==> flow/design.v <==
module subtractor_16bits(
    input [15:0] a,
    input [15:0] b,
    input bin,
    output [15:0] diff,
    output bout
);
    assign {bout, diff} = a - b - bin;
endmodule
module adder_16bits(
    input [15:0] a,
    input [15:0] b,
    input cin,
    output [15:0] sum,
    output cout
);
    assign {cout, sum} = a + b + cin;
endmodule
module multiplier_16bits(
    input [15:0] a,
    input [15:0] b,
    output [31:0] product
);
    assign product = a * b;
endmodule
module divider_16bits(
    input [15:0] dividend,
    input [15:0] divisor,
    output [15:0] quotient,
    output [15:0] remainder
);
    assign quotient = dividend / divisor;
    assign remainder = dividend % divisor;
endmodule
module dff_16bit (
    input      [15:0] d,
    input             clk,
    input             rstn,
    input             en,
    output reg [15:0] q
);
    always @(posedge clk) begin
        if (!rstn)
            q <= 16'b0;
        else if (en)
            q <= d;
    end
endmodule
module unified_computing_system (
    input      [15:0] d_a,           
    input      [15:0] d_b,           
    input      [1:0]  op_code,       
    input             clk,
    input             rstn,
    input             en_a,           
    input             en_b,           
    input             en_result,      
    input             cin,            
    input             bin,            
    output reg [31:0] result,         
    output reg [15:0] remainder,      
    output reg        cout,           
    output reg        bout,           
    output reg        overflow_flag,  
    output reg        error_flag      
);
    wire [15:0] q_a;            
    wire [15:0] q_b;            
    wire [15:0] sum_result;
    wire        sum_cout;
    wire [15:0] diff_result;
    wire        diff_bout;
    wire [31:0] product_result;
    wire [15:0] quotient_result;
    wire [15:0] remainder_result;
    reg [31:0] temp_result;
    reg [15:0] temp_remainder;
    reg        temp_cout;
    reg        temp_bout;
    reg        temp_overflow;
    reg        temp_error;
    dff_16bit register_a_inst (
        .d   (d_a),
        .clk (clk),
        .rstn(rstn),
        .en  (en_a),
        .q   (q_a)
    );
    dff_16bit register_b_inst (
        .d   (d_b),
        .clk (clk),
        .rstn(rstn),
        .en  (en_b),
        .q   (q_b)
    );
    adder_16bits adder_inst (
        .a   (q_a),
        .b   (q_b),
        .cin (cin),
        .sum (sum_result),
        .cout(sum_cout)
    );
    subtractor_16bits subtractor_inst (
        .a    (q_a),
        .b    (q_b),
        .bin  (bin),
        .diff (diff_result),
        .bout (diff_bout)
    );
    multiplier_16bits multiplier_inst (
        .a      (q_a),
        .b      (q_b),
        .product(product_result)
    );
    divider_16bits divider_inst (
        .dividend (q_a),
        .divisor  (q_b),
        .quotient (quotient_result),
        .remainder(remainder_result)
    );
    always @(*) begin
        temp_result = 32'b0;
        temp_remainder = 16'b0;
        temp_cout = 1'b0;
        temp_bout = 1'b0;
        temp_overflow = 1'b0;
        temp_error = 1'b0;
        case(op_code)
            2'b00: begin  
                temp_result = {16'b0, sum_result};
                temp_cout = sum_cout;
                if ((q_a[15] == q_b[15]) && (sum_result[15] != q_a[15])) begin
                    temp_overflow = 1'b1;
                end
            end
            2'b01: begin  
                temp_result = {16'b0, diff_result};
                temp_bout = diff_bout;
                if ((q_a[15] != q_b[15]) && (diff_result[15] != q_a[15])) begin
                    temp_overflow = 1'b1;
                end
            end
            2'b10: begin  
                temp_result = product_result;
                if (product_result[31:16] != 16'b0 && 
                    product_result[31:16] != 16'hFFFF) begin
                    temp_overflow = 1'b1;
                end
            end
            2'b11: begin  
                if (q_b == 16'b0) begin  
                    temp_result = 32'b0;
                    temp_error = 1'b1;
                end else begin
                    temp_result = {16'b0, quotient_result};  
                    temp_remainder = remainder_result;
                end
            end
            default: begin
            end
        endcase
    end
    always @(posedge clk) begin
        if (!rstn) begin
            result <= 32'b0;
            remainder <= 16'b0;
            cout <= 1'b0;
            bout <= 1'b0;
            overflow_flag <= 1'b0;
            error_flag <= 1'b0;
        end
        else if (en_result) begin
            result <= temp_result;
            remainder <= temp_remainder;
            cout <= temp_cout;
            bout <= temp_bout;
            overflow_flag <= temp_overflow;
            error_flag <= temp_error;
        end
    end
endmodule
From RTL to reports: unified_computing_system
What the tools print for unified_computing_system, step after step.
Line numbers count from 1 in the design file above.
Operators: Yosys type, input widths -> output width; for muxes data width and select width s.
The mark -- stands for no value.
Inputs
  top: unified_computing_system
  clock port: clk
  library: sky130hd
  timing corner: tt_025C_1v80

Word-level counts
Source: Yosys, flattened and elaborated, memories not mapped. Widths are those after wreduce. Registers that Yosys merges into a memory's read port (data or address) are not register bits. Print and check cells do not count. Equal cells are merged and count once.
Bit counts
  register bits: 84
  output and inout port bits: 52
  word-level cells: 44
Cells by class
  add/sub/neg operators: 4
  $mul: 1
  div/mod/pow operators: 2
  equal/unequal tests: 8
  muxes and demuxes: 12
  reduce/logical cells: 9
Operators with widths (number)
  $mul 16x16->32: 1
  $div 16x16->16: 1
  $mod 16x16->16: 1
  $pmux 32 s4: 1
  $pmux 16 s2: 1
  $mux 16: 2
  $add 16x16->17: 1
  $sub 16x16->17: 1
  $add 17x1->17: 1
  $sub 17x1->17: 1
  $ne 16x16->1 const B: 1
  $logic_not 16->1: 1
  $reduce_bool 16->1: 1
  $reduce_or 3->1: 3
  $pmux 1 s2: 3
  $eq 2x2->1 const B: 2
  $pmux 1 s4: 1
  $mux 1: 4
  $ne 1x1->1: 3
  $logic_and 1x1->1: 3
  $eq 2x1->1 const B: 1
  $logic_not 2->1: 1
  $eq 1x1->1: 1

Depth
Longest topological path by Yosys (ltp), each cell counted once; first at word level (registers and memories cut), then after technology mapping (sequential cells cut; the memories' decode and read muxes count).
Depth
  word-level depth: 6
  ABC_AREA: 0
  mapped depth: 142
  depth with buffers taken out: 131

Netlist
Source: synth_stat.txt of the flow (Yosys; design flattened, memories mapped). It holds for the ABC_AREA given above (unset counts as 0); a run with the other value may have another netlist.
Cell types (number)
  sky130_fd_sc_hd__fa_1: 199
  sky130_fd_sc_hd__ha_1: 290
  sky130_fd_sc_hd__dfxtp_1: 84
  sky130_fd_sc_hd__inv_1: 321
  sky130_fd_sc_hd__nand2_1: 288
  sky130_fd_sc_hd__nor2_1: 226
  sky130_fd_sc_hd__xnor2_1: 75
  sky130_fd_sc_hd__a21oi_1: 116
  sky130_fd_sc_hd__o21ai_0: 102
  sky130_fd_sc_hd__o21a_1: 67
  sky130_fd_sc_hd__nor2b_1: 70
  sky130_fd_sc_hd__mux2i_1: 43
  sky130_fd_sc_hd__xor2_1: 43
  sky130_fd_sc_hd__a21o_1: 49
  sky130_fd_sc_hd__nor3_1: 71
  sky130_fd_sc_hd__clkbuf_1: 92
  sky130_fd_sc_hd__mux2_2: 19
  sky130_fd_sc_hd__nand3_1: 35
Not listed: further types 65, cells in them 379.
Mapped netlist
  cells in the netlist: 2569
  cell area after synthesis: 20298.2 um2
  flip-flops: 84
The figures by module come from a second, unflattened synthesis with its own total; it is not the netlist above.
Unflattened totals
  cells (unflattened synthesis): 2751
  area total of the unflattened synthesis: 22250.1 um2
Rows give one instance, submodules left out.
Modules
  multiplier_16bits: times used 1, cells 999, area 8584.5 um2, sequential area 0.0 um2
  divider_16bits: times used 1, cells 1120, area 7838.8 um2, sequential area 0.0 um2
  unified_computing_system: times used 1, cells 262, area 2623.8 um2, sequential area 1041.0 um2
  dff_16bit: times used 2, cells 51, area 615.6 um2, sequential area 320.3 um2
  subtractor_16bits: times used 1, cells 174, area 1224.9 um2, sequential area 0.0 um2
  adder_16bits: times used 1, cells 94, area 747.0 um2, sequential area 0.0 um2

Worst setup path after synthesis
Path of least setup slack by OpenSTA after synthesis, without wires, with an ideal clock, recovery checks aside; 20% of the period is set as input and as output delay. Where synthesis merged equal registers, the netlist keeps one of their names.
Path post-synthesis
  kind: reg-to-reg
  start: register register_b_inst.q[13]
  end: register remainder[12]
  period: 26.0 ns
  data arrival time: 28.061 ns
  path slack: -2.183 ns
  path delay: 28.183 ns
  driving pins on the path: 133
  path buffers: 10
  synthesis period reached: 28.183 ns
"path delay" is the arrival time less input delay plus setup time.
"driving pins on the path" counts driving pins, that of a launching flip-flop among them; a cell with two outputs on the path counts twice.
"synthesis period reached" = period - worst setup slack (recovery checks aside). The figure is calculated, with input and output delays left at 20% of the set period.
The rows between start and end are the longest chain of elaborated cells between them; the timing report does not say that the signal goes this way. Where chains are equally long, one stands for them.
A line is the first line of the expression or statement that the cell stems from. Yosys adds cells for indexed reads and writes and turns some case tables into memories.
Between the ends, post-synthesis
  path through: sky130_fd_sc_hd__dfxtp_1 > sky130_fd_sc_hd__buf_6 > sky130_fd_sc_hd__or3_1 > sky130_fd_sc_hd__nor2_1 > sky130_fd_sc_hd__and2_1 > sky130_fd_sc_hd__and3_1 > sky130_fd_sc_hd__a21oi_1 > sky130_fd_sc_hd__a21oi_1 > sky130_fd_sc_hd__ha_1 > sky130_fd_sc_hd__o21a_1 > sky130_fd_sc_hd__o21ai_0 > sky130_fd_sc_hd__or3_1 > sky130_fd_sc_hd__mux2_2 > sky130_fd_sc_hd__inv_1 > sky130_fd_sc_hd__ha_1 > sky130_fd_sc_hd__o21a_1 > sky130_fd_sc_hd__o21a_1 > sky130_fd_sc_hd__o211ai_1 > [97 not listed] > sky130_fd_sc_hd__a31oi_1 > sky130_fd_sc_hd__nor2b_1 > sky130_fd_sc_hd__o21ai_0 > sky130_fd_sc_hd__clkbuf_1 > sky130_fd_sc_hd__o21ai_0 > sky130_fd_sc_hd__fa_1 > sky130_fd_sc_hd__a21o_1 > sky130_fd_sc_hd__a21oi_1 > sky130_fd_sc_hd__o21bai_1 > sky130_fd_sc_hd__a211oi_1 > sky130_fd_sc_hd__o21bai_1 > sky130_fd_sc_hd__a21o_1 > sky130_fd_sc_hd__a21o_1 > sky130_fd_sc_hd__nor4_1 > sky130_fd_sc_hd__o41a_1 > sky130_fd_sc_hd__buf_1 > sky130_fd_sc_hd__nor3_1 > sky130_fd_sc_hd__a221o_1
  length of the longest elaborated chain: 3
RTL lines, path post-synthesis
  from (decl): RTL line 40  | output reg [15:0] q
  from (assign): RTL line 44  | q <= 16'b0;
  from (assign): RTL line 46  | q <= d;
  $mod 16x16->16: RTL line 33  | assign remainder = dividend % divisor;
  $mux 16: RTL line 151  | if (q_b == 16'b0) begin
  $pmux 16 s2: RTL line 128  | case(op_code)
  to (assign): RTL line 166  | remainder <= 16'b0;
  to (assign): RTL line 174  | remainder <= temp_remainder;
  to (decl): RTL line 61  | output reg [15:0] remainder,

Timing after layout
Path of least setup slack in the final report of run 2 (OpenROAD, finished layout, wires in). Where an end is a register, its clock arrival counts in the times.
Path post-layout
  kind: reg-to-reg
  start: register register_b_inst.q[14]
  end: register remainder[2]
  period: 25.9 ns
  data arrival time: 26.60 ns
  path slack: -0.44 ns
  driving pins on the path: 126
  path buffers: 12
The rows between start and end are the longest chain of elaborated cells between them; the timing report does not say that the signal goes this way. Where chains are equally long, one stands for them.
Between the ends, post-layout
  path through: sky130_fd_sc_hd__dfxtp_2 > sky130_fd_sc_hd__or3_4 > sky130_fd_sc_hd__nor2_4 > sky130_fd_sc_hd__and2_4 > sky130_fd_sc_hd__and3_4 > sky130_fd_sc_hd__a21oi_2 > sky130_fd_sc_hd__ha_1 > sky130_fd_sc_hd__o21a_1 > sky130_fd_sc_hd__o21ai_2 > sky130_fd_sc_hd__or3_4 > sky130_fd_sc_hd__mux2_4 > sky130_fd_sc_hd__inv_4 > sky130_fd_sc_hd__ha_4 > sky130_fd_sc_hd__o21a_1 > sky130_fd_sc_hd__o21a_1 > sky130_fd_sc_hd__o211ai_1 > sky130_fd_sc_hd__mux2_4 > sky130_fd_sc_hd__inv_4 > [90 not listed] > sky130_fd_sc_hd__a31oi_4 > sky130_fd_sc_hd__nor2b_4 > sky130_fd_sc_hd__o21a_1 > sky130_fd_sc_hd__buf_6 > sky130_fd_sc_hd__mux2_2 > sky130_fd_sc_hd__ha_4 > sky130_fd_sc_hd__inv_2 > sky130_fd_sc_hd__o21bai_2 > sky130_fd_sc_hd__a211oi_2 > sky130_fd_sc_hd__o21bai_1 > sky130_fd_sc_hd__a21o_1 > sky130_fd_sc_hd__a21o_1 > sky130_fd_sc_hd__nor4_2 > sky130_fd_sc_hd__o41a_1 > sky130_fd_sc_hd__buf_4 > sky130_fd_sc_hd__and2_4 > sky130_fd_sc_hd__buf_6 > sky130_fd_sc_hd__a221o_1
  length of the longest elaborated chain: 3
RTL lines, path post-layout
  from (decl): RTL line 40  | output reg [15:0] q
  from (assign): RTL line 44  | q <= 16'b0;
  from (assign): RTL line 46  | q <= d;
  $mod 16x16->16: RTL line 33  | assign remainder = dividend % divisor;
  $mux 16: RTL line 151  | if (q_b == 16'b0) begin
  $pmux 16 s2: RTL line 128  | case(op_code)
  to (assign): RTL line 166  | remainder <= 16'b0;
  to (assign): RTL line 174  | remainder <= temp_remainder;
  to (decl): RTL line 61  | output reg [15:0] remainder,

FLOW RESULTS
============

Record of 2 stored runs of the RTL-to-layout flow on unified_computing_system, platform sky130hd. The runs are unordered. Constraints: input delay and output delay 20% of the set period each, output load 0.01 pF.
"achieved clock period" = clock period - worst setup slack. The figure is calculated, with input and output delays left at 20% of the set period.
"worst setup path time" means the part of the period allowed to the worst setup path (the constraints hold back 20% at inputs and 20% at outputs) less its slack; where the path has registers, the arrival times of their clocks count too.

Run 1
==> flow/run.sh <==
#!/bin/bash
# the make line also repeats the synthesis and layout settings of config.mk as NAME=value (left out here)
make -C /OpenROAD-flow-scripts/flow DESIGN_CONFIG=/design/flow/config.mk WORK_HOME=/design/flow/orfs CLKGATE_MAP_FILE= finish
==> flow/config.mk <==
export PLATFORM = sky130hd
export DESIGN_NAME = unified_computing_system
export DESIGN_NICKNAME = unified_computing_system
export VERILOG_FILES = /design/flow/design.v
export SDC_FILE = /design/flow/constraint.sdc
export NUM_CORES = 4
export LEC_CHECK = 0
export ABC_AREA = 1
export CAP_MARGIN = 20
export CELL_PAD_IN_SITES_DETAIL_PLACEMENT = 2
export CELL_PAD_IN_SITES_GLOBAL_PLACEMENT = 1
export CORE_MARGIN = 4
export CORE_UTILIZATION = 41
export MAX_ROUTING_LAYER = met5
export PLACE_DENSITY_LB_ADDON = 0.06
export SLEW_MARGIN = 20
==> flow/constraint.sdc <==
create_clock -name core_clock -period 26.0 [get_ports {clk}]
set_input_delay 5.2000 -clock core_clock [delete_from_list [all_inputs] [get_ports {clk}]]
set_output_delay 5.2000 -clock core_clock [all_outputs]
set_load 0.01 [all_outputs]

==> results of run 1 <==
did not finish, routing stopped with ODB-0269

Run 2
==> flow/run.sh <==
#!/bin/bash
# the make line also repeats the synthesis and layout settings of config.mk as NAME=value (left out here)
make -C /OpenROAD-flow-scripts/flow DESIGN_CONFIG=/design/flow/config.mk WORK_HOME=/design/flow/orfs CLKGATE_MAP_FILE= finish
==> flow/config.mk <==
export PLATFORM = sky130hd
export DESIGN_NAME = unified_computing_system
export DESIGN_NICKNAME = unified_computing_system
export VERILOG_FILES = /design/flow/design.v
export SDC_FILE = /design/flow/constraint.sdc
export NUM_CORES = 4
export LEC_CHECK = 0
export CAP_MARGIN = 20
export CORE_MARGIN = 2
export CORE_UTILIZATION = 69
export SLEW_MARGIN = 20
==> flow/constraint.sdc <==
create_clock -name core_clock -period 25.9 [get_ports {clk}]
set_input_delay 5.1800 -clock core_clock [delete_from_list [all_inputs] [get_ports {clk}]]
set_output_delay 5.1800 -clock core_clock [all_outputs]
set_load 0.01 [all_outputs]

==> results of run 2 <==
chip area after synthesis (Yosys): 20298.2 um2
die area: 30805.5 um2
utilization: 85.2 %
worst setup slack after layout: -0.440 ns
total negative slack: -6.118 ns
achieved clock period: 26.340 ns
worst setup path time: 26.34 ns
worst setup path kind: reg-to-reg
